==> flow/design.v <==
`timescale 1ns / 1ps
module change(
input clk,
input [9:0] n,
output reg[7:0]s1,
output reg[7:0]s2,
output reg[7:0]s3
    );
parameter zero = 8'b11000000;  
parameter one = 8'b11111001;   
parameter two = 8'b10100100;   
parameter three = 8'b10110000; 
parameter four = 8'b10011001;  
parameter five = 8'b10010010;  
parameter six = 8'b10000010;   
parameter seven = 8'b11111000; 
parameter eight = 8'b10000000; 
parameter nine = 8'b10010000;  
always@(posedge clk)begin
    case(n/100)
         0: s1<=zero;
         1: s1<=one;
         2: s1<=two;
         3: s1<=three;
         4: s1<=four;
         5: s1<=five;
         6: s1<=six;
         7: s1<=seven;
         8: s1<=eight;
         9: s1<=nine;
    endcase
    case((n-(n/100)*100)/10)
         0: s2<=zero;
         1: s2<=one;
         2: s2<=two;
         3: s2<=three;
         4: s2<=four;
         5: s2<=five;
         6: s2<=six;
         7: s2<=seven;
         8: s2<=eight;
         9: s2<=nine;
    endcase
    case(n-(n/100)*100-((n-(n/100)*100)/10)*10)
         0: s3<=zero;
         1: s3<=one;
         2: s3<=two;
         3: s3<=three;
         4: s3<=four;
         5: s3<=five;
         6: s3<=six;
         7: s3<=seven;
         8: s3<=eight;
         9: s3<=nine;
        endcase
end
endmodule
`timescale 1ns / 1ps
module turn(
input clk,rst,sw,
input [0:0]next,
input [3:0]n,  
output [9:0] num, 
output reg signed [31:0] n1,
output reg signed [31:0] n2,
output reg signed [31:0] n3,
output reg[7:0] show1,
output reg[7:0]show2,
output reg[7:0]show3
    );
reg [2:0]state,next_state;
parameter zero = 8'b11000000;  
parameter one = 8'b11111001;   
parameter two = 8'b10100100;   
parameter three = 8'b10110000; 
parameter four = 8'b10011001;  
parameter five = 8'b10010010;  
parameter six = 8'b10000010;   
parameter seven = 8'b11111000; 
parameter eight = 8'b10000000; 
parameter nine = 8'b10010000;  
parameter none=8'b11110111;
parameter start=3'b000;
parameter bai=3'b000;
parameter shi=3'b010;
parameter ge=3'b011;
reg [0:0]o;
reg flag1;
reg flag2;
reg e;
always@(posedge clk)
 if(n==12)e<=1'b1;
 else e<=1'b0;
wire [0:0]flag_out;
assign flag_out = (!flag2) && flag1;
always@(posedge clk)begin
	if(rst==1)begin
		flag1 <= 1'b0;
		flag2 <= 1'b0;
	end
	else begin
		flag1 <= e;
		flag2 <= flag1 ;
	end
end
always@(posedge clk)
    if(rst)begin   
        state<=bai;
    end
    else
    if(flag_out&&sw)
              state<=next_state;
always@(posedge clk)
    if(rst) next_state<=bai;
    else
    if(sw)
    case(state)
        bai:
            next_state<=shi;
        shi:
            next_state<=ge;
        ge:
            next_state<=bai;
    endcase
assign
 num=100*n1+10*n2+n3;
always@(posedge clk)
        if(rst)
        begin 
                n1<=0;
                n2<=0;
                n3<=0;
        end
        else if(sw)begin
        case(state)
                    bai:if(n<=9)n1<=n;
                    shi:if(n<=9)n2<=n;
                    ge:if(n<=9)n3<=n;
                endcase
        end       
always@(posedge clk)
    if(rst)
    begin    
        show1<=none;
        show2<=none;
        show3<=none;
    end
    else if(sw)
    begin
        case(n1)
            0: show1<=zero;
            1: show1<=one;
            2: show1<=two;
            3: show1<=three;
            4: show1<=four;
            5: show1<=five;
            6: show1<=six;
            7: show1<=seven;
            8: show1<=eight;
            9: show1<=nine;
        endcase
        case(n2)
            0: show2<=zero;
            1: show2<=one;
            2: show2<=two;
            3: show2<=three;
            4: show2<=four;
            5: show2<=five;
            6: show2<=six;
            7: show2<=seven;
            8: show2<=eight;
            9: show2<=nine;
        endcase
        case(n3)
            0: show3<=zero;
            1: show3<=one;
            2: show3<=two;
            3: show3<=three;
            4: show3<=four;
            5: show3<=five;
            6: show3<=six;
            7: show3<=seven;
            8: show3<=eight;
            9: show3<=nine;
               endcase
    end  
endmodule
`timescale 1ns / 1ps
module manager(
input clk,rst,rstk,sw,
input [0:0]next,
input [3:0]n,
input [2:0]mode,
input [9:0]moneyget,
input [9:0]timeget,
input swm,
input [0:0]nextt,
output reg[9:0]initial_money,
output reg [9:0]per_money,
output reg[9:0]num_of_park,
output reg[9:0]initial_vipmoney,
output reg [9:0]averagetime,
output reg[63:0]show
    );  
    reg nextti;
integer sumofcar;
reg [9:0]totaltime; 
reg [9:0]totalmoney;  
parameter set=3'b000;   
parameter ok=3'b001; 
parameter fail=3'b010;
parameter simoney=3'b011; 
parameter spmoney=3'b100; 
parameter snopark=3'b101;
parameter svmoney=3'b110;
parameter satime=3'b111;
parameter set_initial_money=3'b001;  
parameter set_per_money=3'b010;  
parameter set_initial_vipmoney=3'b011;  
parameter empty_park=3'b100;  
parameter set_park=3'b101;  
parameter show_money=3'b110;   
parameter zero = 8'b11000000;  
parameter one = 8'b11111001;   
parameter two = 8'b10100100;   
parameter three = 8'b10110000;
parameter four = 8'b10011001;  
parameter five = 8'b10010010;  
parameter six = 8'b10000010;   
parameter seven = 8'b11111000; 
parameter eight = 8'b10000000; 
parameter nine = 8'b10010000;  
parameter _A = 8'b10001000;    
parameter _B = 8'b10000011;    
parameter _C = 8'b11000110;    
parameter _D = 8'b10100001;    
parameter _E = 8'b10000110;    
parameter _F = 8'b10001110;    
parameter _G = 8'b11000010;    
parameter _H = 8'b10001001;    
parameter _I = 8'b11110000;    
parameter _J = 8'b11110001;    
parameter _K = 8'b10001010;    
parameter _L = 8'b11000111;    
parameter _M = 8'b11001000;    
parameter _N = 8'b10101011;    
parameter _O = 8'b10100011;    
parameter _P = 8'b10001100;    
parameter _Q = 8'b10011000;    
parameter _R = 8'b11001110;    
parameter _S = 8'b10110110;    
parameter _T = 8'b10000111;    
parameter _U = 8'b11000001;    
parameter _V = 8'b11100011;   
parameter _W = 8'b10000001;    
parameter _X = 8'b10011011;    
parameter _Y = 8'b10010001;    
parameter _Z = 8'b10100101;    
reg swt;
wire [9:0]num;
wire [3:0]n1t;
wire [3:0]n2t;
wire [3:0]n3t;
wire [7:0]show1t;
wire [7:0]show2t;
wire [7:0]show3t;
reg [2:0]state;
reg [2:0]next_state;
wire[7:0]im1;
wire[7:0]im2;
wire[7:0]im3;
wire[7:0]pm1;
wire[7:0]pm2;
wire[7:0]pm3;
wire[7:0]vim1;
wire[7:0]vim2;
wire[7:0]vim3;
wire[7:0]np1;
wire[7:0]np2;
wire[7:0]np3;
wire[7:0]at1;
wire[7:0]at2;
wire[7:0]at3;
turn t(.clk(clk),.rst(rstk),.sw(swt),.next(nextt),.n(n),.num(num),.n1(n1t),.n2(n2t),.n3(n3t),.show1(show1t),.show2(show2t),.show3(show3t));
change im(.clk(clk),.n(initial_money),.s1(im1),.s2(im2),.s3(im3));
change pm(.clk(clk),.n(per_money),.s1(pm1),.s2(pm2),.s3(pm3));
change vim(.clk(clk),.n(initial_vipmoney),.s1(vim1),.s2(vim2),.s3(vim3));
change np(.clk(clk),.n(num_of_park),.s1(np1),.s2(np2),.s3(np3));
change at(.clk(clk),.n(averagetime),.s1(at1),.s2(at2),.s3(at3));
reg e;
reg flag1;
reg flag2;
wire [0:0]flag_out;
always@(posedge clk)
 if(n==10)e<=1'b1;
 else e<=1'b0;
assign flag_out = (!flag2) && flag1;
always@(posedge clk)begin
	if(rst==1)begin
		flag1 <= 1'b0;
		flag2 <= 1'b0;
	end
	else begin
		flag1 <= e;
		flag2 <= flag1 ;
	end
end
reg flag11;
reg flag22;
wire [0:0]flag_out1;
assign flag_out1 = (!flag22) && flag11;
always@(posedge clk)begin
	if(rst==1)begin
		flag11 <= 1'b0;
		flag22 <= 1'b0;
	end
	else begin
		flag11 <= next;
		flag22 <= flag11 ;
	end
end
always@(posedge clk)    
      if(rst)
         begin
       if(mode==show_money)
            begin
               state<=simoney;
            end
            else begin 
              state<=set;
            end
       end
      else begin
         if(flag_out)begin
            state<=next_state;          
         end
      end
always@(posedge clk)
  if(rst)begin
  initial_money<=9;
          per_money<=5;        
          initial_vipmoney<=8;
          swt<=1'b1;
          num_of_park<=8;
          show<={8'b11111111,_M,_A,_N,_A,_G,_E,_R};    
end
  else 
  if(sw)begin    if(state==ok||state==fail)begin case(state)
   ok:
                                               show<={8'b11111111,_S,_U,_C,_C,_E,_S,_S};
                                           fail:
                                               show<={24'b11111111_11111111_11111111,_E,_R,_R,_O,_R};
                                               endcase
  end
  else if(sw)
                     case(mode)
                         set_initial_money:begin
                             show<={one,32'b11111111_11111111_11111111_11111111,show1t,show2t,show3t};
                             if(next&&num<20)
                             initial_money<=num;
                         end
                         set_per_money:begin
                             show<={two,32'b11111111_11111111_11111111_11111111,show1t,show2t,show3t}; 
                             if(next&&num<20)
                             per_money<=num;
                         end  
                         set_initial_vipmoney:begin
                             show<={three,32'b11111111_11111111_11111111_11111111,show1t,show2t,show3t}; 
                             if(next&&num<20)
                             initial_vipmoney<=num;
                         end
                         empty_park:
                             show<={four,16'b11111111_11111111,_E,_M,_P,_T,_Y}; 
                         set_park:begin
                             show<={five,32'b11111111_11111111_11111111_11111111,show1t,show2t,show3t};
                             if(next&&num<20)
                             num_of_park<=num;
                             end
                         show_money:
                               case(state)
                                          simoney:
                                              show<={one,one,one,16'b11111111_11111111,im1,im2,im3};
                                          spmoney:
                                              show<={two,two,two,16'b11111111_11111111,pm1,pm2,pm3}; 
                                          snopark:
                                              show<={three,three,three,16'b11111111_11111111,np1,np2,np3};
                                          svmoney:
                                              show<={four,four,four,16'b11111111_11111111,vim1,vim2,vim3};
                                          satime: 
                                              show<={seven,seven,seven,16'b11111111_11111111,at1,at2,at3};
                                          default:
                                          show<={one,one,one,16'b11111111_11111111,im1,im2,im3};
                                              endcase
                     endcase    
end
always@(posedge clk)      
    if(rst) next_state<=set;
    else
    begin
                   if(state==ok||state==fail)begin
                   next_state<=set;
                   end
                   else
                        case(mode)
                            set_initial_money:
                             if(num<20)
                                   next_state<=ok;
                                   else  next_state<=fail;
                            set_per_money:
                          if(num<20)
                                   next_state<=ok;
                              else  next_state<=fail;
                            set_initial_vipmoney:
                              if(num<20)
                                   next_state<=ok;
                                   else  next_state<=fail;
                            set_park:
                              if(num<20)
                                   next_state<=ok;
                                 else  next_state<=fail;
                            empty_park:
                                 next_state<=ok;
                            show_money:
                            case(state)
                            simoney:
                                 next_state<=spmoney;
                            spmoney:
                                 next_state<=snopark;
                            snopark:
                                 next_state<=svmoney;
                            svmoney:
                                 next_state<=satime;
                            default:
                                 next_state<= simoney;
                             endcase
                        endcase
                    end
always@(posedge clk)
  if(rst)begin
      totaltime<=0;
      totalmoney<=0;
      sumofcar<=0;
      averagetime<=0;
  end
  else if(swm)begin
      totaltime<=totaltime+timeget;
      totalmoney<=totalmoney+moneyget;
      sumofcar<=sumofcar+1;
      averagetime<=(sumofcar==0) ? 10'd0 : totaltime/sumofcar;
  end
endmodule
---- Reports on manager ----
Each step is given for the RTL above and for the edited RTL.
Lines under "unedited" count in the file above, lines under "edited" in the edited file.
"change" is "edited" less "unedited", of the values as shown; "rel. change" is that difference over "unedited", in percent.
Operators carry their Yosys type and port widths (W data, S select, Z words).
Library cell names are shortened.
Not given: --
design
  top module .............................. manager
  clock ................................... clk
  cell library ............................ sky130hd
  corner .................................. tt_025C_1v80

---- Diff ----
Unified diff, file above to edited file.
This change comes from a script, not from a designer. The edited design behaves differently; no optimisation was intended.
begin of diff
@@ -97,11 +97,10 @@
 	if(rst==1)begin
 		flag1 <= 1'b0;
-		flag2 <= 1'b0;
 	end
 	else begin
 		flag1 <= e;
-		flag2 <= flag1 ;
-	end
-end
+	end
+end
+always @(*) flag2 = flag1;
 always@(posedge clk)
     if(rst)begin   
end of diff

---- Elaborated design ----
Source: Yosys, flattened and elaborated, memories not mapped. Widths are those after wreduce. Registers that Yosys merges into a memory's read port (data or address) are not register bits. Print and check cells do not count. Equal cells are merged and count once.
word-level totals
  item                        unedited  edited  change  rel. change (%)
  bits of input ports         34        34      0       0.00
  elaborated cells            349       302     -47     -13.47
  output and inout port bits  114       114     0       0.00
  register bits               330       296     -34     -10.30
cells by class
  item                              unedited  edited  change  rel. change (%)
  eq/ne operators                   180       159     -21     -11.67
  divide/modulo/power cells         11        11      0       0.00
  multiplexer cells                 32        28      -4      -12.50
  bitwise gates (word level)        1         1       0       0.00
  $mul                              12        11      -1      -8.33
  magnitude comparators             2         2       0       0.00
  reductions and logical operators  58        47      -11     -18.97
  add/sub/neg operators             14        12      -2      -14.29
operator list
  operator               unedited  edited  change  rel. change (%)
  $eq A4 B3 Y1 const B   12        4       -8      -66.67
  $eq A4 B4 Y1 const B   8         3       -5      -62.50
  $eq A4 B2 Y1 const B   6         2       -4      -66.67
  $reduce_and A2 Y1      3         0       -3      -100.00
  $logic_not A32 Y1      19        17      -2      -10.53
  $pmux W8 S10           18        16      -2      -11.11
  $reduce_bool A10 Y1    18        16      -2      -11.11
  $eq A3 B2 Y1 const B   6         4       -2      -33.33
  $eq A4 B1 Y1 const B   3         1       -2      -66.67
  $logic_and A1 B1 Y1    3         2       -1      -33.33
  $add A10 B10 Y10       2         1       -1      -50.00
  $logic_not A1 Y1       2         1       -1      -50.00
  $mux W1                2         1       -1      -50.00
  $pmux W3 S3            2         1       -1      -50.00
  $add A10 B5 Y10        1         0       -1      -100.00
  $logic_not A3 Y1       1         0       -1      -100.00
  $mul A3 B4 Y7 const A  1         0       -1      -100.00
  $reduce_bool A3 Y1     1         0       -1      -100.00
Operator kinds equal on both sides are left out: 35.

---- Longest topological paths ----
Longest topological path by Yosys (ltp), each cell counted once; first at word level (registers and memories cut), then after technology mapping (sequential cells cut; the memories' decode and read muxes count).
depth
  item                           unedited  edited  change  rel. change (%)
  depth in word-level cells      8         8       0       0.00
  ABC_AREA                       0         0       --      --
  gate-level depth with buffers  409       541     +132    +32.27
  mapped depth without buffers   381       502     +121    +31.76

---- Mapped cells and area ----
Yosys stat after the flow's synthesis: flattened, memories mapped to cells. It holds for the ABC_AREA given above (unset counts as 0); a run with the other value may have another netlist.
mapped netlist
  item                             unedited   edited     change      rel. change (%)
  cell area after synthesis (mm²)  0.0684294  0.0650561  -0.0033733  -4.93
  sequential area (mm²)            0.0069467  0.0060858  -0.0008609  -12.39
  buffer cells                     321        319        -2          -0.62
  flip-flops                       293        253        -40         -13.65
  standard cells after synthesis   9250       8887       -363        -3.92
cell types
  cell type  unedited  edited  change  rel. change (%)
  a21oi_1    669       567     -102    -15.25
  inv_1      460       557     +97     +21.09
  xor2_1     205       135     -70     -34.15
  nand2_1    760       691     -69     -9.08
  a21boi_0   58        114     +56     +96.55
  o21bai_1   97        44      -53     -54.64
  o21a_1     287       334     +47     +16.38
  xnor2_1    396       353     -43     -10.86
  nand4_1    67        107     +40     +59.70
  nor3_1     393       432     +39     +9.92
  dfxtp_1    185       151     -34     -18.38
  a21o_1     210       180     -30     -14.29
  mux2_2     137       164     +27     +19.71
  nor2b_1    123       97      -26     -21.14
  nand2b_1   119       95      -24     -20.17
  or3_1      102       80      -22     -21.57
  o31a_1     35        16      -19     -54.29
  nor4_1     84        68      -16     -19.05
Cell types equal on both sides are left out: 12.
Not every row of either side is listed.
By module: a second synthesis without flattening, with its own total; a netlist apart from the flattened one above.
second synthesis, totals
  item                                unedited  edited     change      rel. change (%)
  cells (unflattened synthesis)       10282     10113      -169        -1.64
  area (unflattened synthesis) (mm²)  0.075321  0.0738408  -0.0014802  -1.97
Each row is one instance without its submodules.
by module, unedited
  module   times used  sequential area (mm²)  cells  area (mm²)
  manager  1           0.0030529              5275   0.0374347
  change   5           0.0006306              926    0.0069429
  turn     1           0.0008008              377    0.0031718
by module, edited
  module   times used  sequential area (mm²)  cells  area (mm²)
  manager  1           0.0030529              5275   0.0374347
  change   5           0.0006306              926    0.0069429
  turn     1           0.0002402              208    0.0016916

---- Timing after synthesis ----
OpenSTA on the mapped netlist: ideal clock, no wires. The path of least setup slack (recovery checks aside). Input and output delay are each 20% of the period. Register names are those of the netlist, which keeps one name where synthesis merged equal registers.
timing post-synthesis
  item                           unedited                 edited                   change   rel. change (%)
  path kind                      register -> register     register -> register     --       --
  from                           register sumofcar[0]     register sumofcar[31]    --       --
  to                             register averagetime[0]  register averagetime[0]  --       --
  delay of the path (ns)         77.663                   100.692                  +23.029  +29.65
  path buffers                   34                       44                       +10      +29.41
  stages                         390                      521                      +131     +33.59
  clock period (ns)              120.0                    120.0                    0.0      0.00
  slack (ns)                     42.337                   19.308                   -23.029  --
  data required time (ns)        119.866                  119.872                  +0.006   +0.01
  setup time (ns)                0.134                    0.128                    -0.006   --
  time at the first pin (ns)     0.000                    0.000                    0.000    --
  arrival time (ns)              77.529                   100.564                  +23.035  +29.71
  synthesis period reached (ns)  77.663                   100.692                  +23.029  +29.65
"delay of the path" = arrival - input delay + setup time.
"stages" counts driving pins, that of a launching flip-flop among them; a cell with two outputs on the path counts twice.
"synthesis period reached" = period - worst setup slack (recovery checks aside). The figure is calculated, with input and output delays left at 20% of the set period.
Between the ends stands the longest chain of elaborated cells between them, by number of cells; it is not shown to be the way that was timed. Of several equally long chains one is given.
Each line given opens the expression or statement behind the cell; cells for indexed reads and writes are added by Yosys, which also makes memories of some case tables.
between the ends, post-synthesis, unedited
  cell sequence ........................... dfxtp_1 > inv_1 > ha_1 > inv_1 > nor3_1 > nand3_1 > nor2_1 > ha_1 > o21a_1 > o21ai_0 > or4_1 > a21oi_1 > ha_1 > o21a_1 > nor2_1 > nand3b_1 > nor2_1 > ha_1 > [354 not listed] > a21o_1 > a21o_1 > a21o_1 > a21o_1 > a21o_1 > a21oi_1 > nor2b_1 > o21ai_0 > nand2b_1 > a21o_1 > a21o_1 > a21o_1 > a21o_1 > a21oi_1 > nor2b_1 > o21ai_0 > a211o_1 > a211oi_1
  cells in the longest elaborated chain ... 2
  elaborated cells on any way between the ends .. 3
  source lines of those cells ............. 1
  classes of those cells .................. div (1); mux (1); reduce/logical (1)
ends and longest elaborated chain, post-synthesis, unedited
  item              line  RTL
  from (decl)       206   integer sumofcar;
  from (assign)     442   sumofcar<=0;
  from (assign)     448   sumofcar<=sumofcar+1;
  $div A10 B32 Y32  449   averagetime<=(sumofcar==0) ? 10'd0 : totaltime/sumofcar;
  $mux W10          449
  to (assign)       443   averagetime<=0;
  to (assign)       449
  to (decl)         202   output reg [9:0]averagetime,
between the ends, post-synthesis, edited
  cell sequence ........................... dfxtp_1 > buf_6 > or4_4 > or4_1 > buf_6 > or3b_4 > buf_6 > or4_1 > buf_6 > nor2_4 > nand2_1 > nor2_1 > and3_1 > ha_1 > nor4b_1 > nor3_1 > nor2b_1 > ha_1 > [485 not listed] > nor2b_1 > o21ai_0 > nand2b_1 > a21oi_1 > nor2b_1 > o21ai_0 > nand2b_1 > a21o_1 > a21o_1 > a21oi_1 > o21ai_0 > a21o_1 > a21o_1 > a21o_1 > a21oi_1 > o31ai_1 > a21oi_1 > nor2_1
  cells in the longest elaborated chain ... 2
  elaborated cells on any way between the ends .. 3
  source lines of those cells ............. 1
  classes of those cells .................. div (1); mux (1); reduce/logical (1)
ends and longest elaborated chain, post-synthesis, edited
  item              line  RTL
  from (decl)       205   integer sumofcar;
  from (assign)     441   sumofcar<=0;
  from (assign)     447   sumofcar<=sumofcar+1;
  $div A10 B32 Y32  448   averagetime<=(sumofcar==0) ? 10'd0 : totaltime/sumofcar;
  $mux W10          448
  to (assign)       442   averagetime<=0;
  to (assign)       448
  to (decl)         201   output reg [9:0]averagetime,

---- Timing after layout ----
Path of least setup slack in the final report of each run of pair A (OpenROAD, finished layout, wires in). Where an end is a register, its clock arrival counts in the times.
timing after layout
  item                        unedited                 edited                   change  rel. change (%)
  path kind                   register -> register     register -> register     --      --
  from                        register sumofcar[13]    register sumofcar[31]    --      --
  to                          register averagetime[0]  register averagetime[0]  --      --
  time at the first pin (ns)  0.58                     0.63                     +0.05   +8.62
  data required time (ns)     120.42                   120.50                   +0.08   +0.07
  stages                      374                      495                      +121    +32.35
  arrival time (ns)           92.99                    111.39                   +18.40  +19.79
  setup time (ns)             0.16                     0.12                     -0.04   --
  slack (ns)                  27.43                    9.10                     -18.33  --
  clock period (ns)           120.0                    120.0                    0.0     0.00
  path buffers                16                       12                       -4      -25.00
Between the ends stands the longest chain of elaborated cells between them, by number of cells; it is not shown to be the way that was timed. Of several equally long chains one is given.
between the ends, after layout, unedited
  cell sequence ........................... dfxtp_1 > or3_1 > nor4_1 > nand3_2 > nor2_1 > ha_1 > o21a_1 > o21ai_0 > or4_1 > a21oi_1 > ha_1 > o21a_1 > nor2_1 > nand3b_1 > mux2i_1 > inv_1 > ha_1 > o21ai_0 > [338 not listed] > a21o_1 > a21o_1 > a21o_1 > a21o_1 > a21o_1 > a21oi_1 > nor2b_1 > o21ai_0 > nand2b_1 > a21o_1 > a21o_1 > a21o_1 > a21o_1 > a21oi_1 > nor2b_1 > o21ai_0 > a211o_1 > a211oi_1
  cells in the longest elaborated chain ... 2
  elaborated cells on any way between the ends .. 3
  source lines of those cells ............. 1
  classes of those cells .................. div (1); mux (1); reduce/logical (1)
ends and longest elaborated chain, after layout, unedited
  item              line  RTL
  from (decl)       206   integer sumofcar;
  from (assign)     442   sumofcar<=0;
  from (assign)     448   sumofcar<=sumofcar+1;
  $div A10 B32 Y32  449   averagetime<=(sumofcar==0) ? 10'd0 : totaltime/sumofcar;
  $mux W10          449
  to (assign)       443   averagetime<=0;
  to (assign)       449
  to (decl)         202   output reg [9:0]averagetime,
between the ends, after layout, edited
  cell sequence ........................... dfxtp_1 > or4_4 > or4_4 > or3b_4 > or4_1 > nor2_4 > nand2_1 > nor2_1 > and3_1 > ha_1 > nor4b_1 > nor3_1 > nor2b_1 > ha_1 > o21a_1 > nor2_1 > mux2i_1 > nor2_1 > [459 not listed] > nor2b_1 > o21ai_0 > nand2b_1 > a21oi_1 > nor2b_1 > o21ai_0 > nand2b_1 > a21o_1 > a21o_1 > a21oi_1 > o21ai_0 > a21o_1 > a21o_1 > a21o_1 > a21oi_1 > o31ai_1 > a21oi_1 > nor2_1
  cells in the longest elaborated chain ... 2
  elaborated cells on any way between the ends .. 3
  source lines of those cells ............. 1
  classes of those cells .................. div (1); mux (1); reduce/logical (1)
ends and longest elaborated chain, after layout, edited
  item              line  RTL
  from (decl)       205   integer sumofcar;
  from (assign)     441   sumofcar<=0;
  from (assign)     447   sumofcar<=sumofcar+1;
  $div A10 B32 Y32  448   averagetime<=(sumofcar==0) ? 10'd0 : totaltime/sumofcar;
  $mux W10          448
  to (assign)       442   averagetime<=0;
  to (assign)       448
  to (decl)         201   output reg [9:0]averagetime,

---- Measured runs ----
Both versions went through the flow (Yosys, OpenROAD) with the same settings in each pair. Constraints: input delay and output delay 20% of the set period each, output load 0.01 pF.
settings, pair A
  period_ns ............................... 120.0
  CAP_MARGIN .............................. 20
  CORE_MARGIN ............................. 2
  CORE_UTILIZATION ........................ 40
  SLEW_MARGIN ............................. 20
final reports, pair A
  item                                     unedited   edited     change      rel. change (%)
  standard-cell area after routing (mm²)   0.0733503  0.0697969  -0.0035534  -4.84
  worst-case hold slack (ns)               0.438      0.447      +0.009      --
  clock period achieved (ns)               92.573     110.898    +18.325     +19.80
  post-layout utilization (%)              43.2       43.0       -0.2        --
  sum of negative setup slack (ns)         0.000      0.000      0.000       --
  setup slack of the worst path (ns)       27.427     9.102      -18.325     --
  chip area after synthesis (Yosys) (mm²)  0.0684294  0.0650561  -0.0033733  -4.93
  total die area (mm²)                     0.174398   0.165881   -0.008517   -4.88
settings, pair B
  ABC_AREA ................................ 1
  CORE_UTILIZATION ........................ 50
  GPL_TIMING_DRIVEN ....................... 0
  HOLD_SLACK_MARGIN ....................... 0.06
  MAX_ROUTING_LAYER ....................... met5
  period_ns ............................... 119.0
  CAP_MARGIN .............................. 20
  CORE_MARGIN ............................. 2
  SLEW_MARGIN ............................. 20
final reports, pair B
  item                                     unedited   edited     change      rel. change (%)
  standard-cell area after routing (mm²)   0.0715812  0.0691351  -0.0024461  -3.42
  worst-case hold slack (ns)               0.412      0.434      +0.022      --
  clock period achieved (ns)               86.921     106.838    +19.917     +22.91
  post-layout utilization (%)              54.4       54.3       -0.1        --
  sum of negative setup slack (ns)         0.000      0.000      0.000       --
  setup slack of the worst path (ns)       32.079     12.162     -19.917     --
  chip area after synthesis (Yosys) (mm²)  0.0662185  0.0640527  -0.0021658  -3.27
  total die area (mm²)                     0.135365   0.130986   -0.004379   -3.23
"clock period achieved" is the run's clock period less its worst setup slack. It is reckoned from that one timing run; input and output delays stay at 20% of the period that was set.
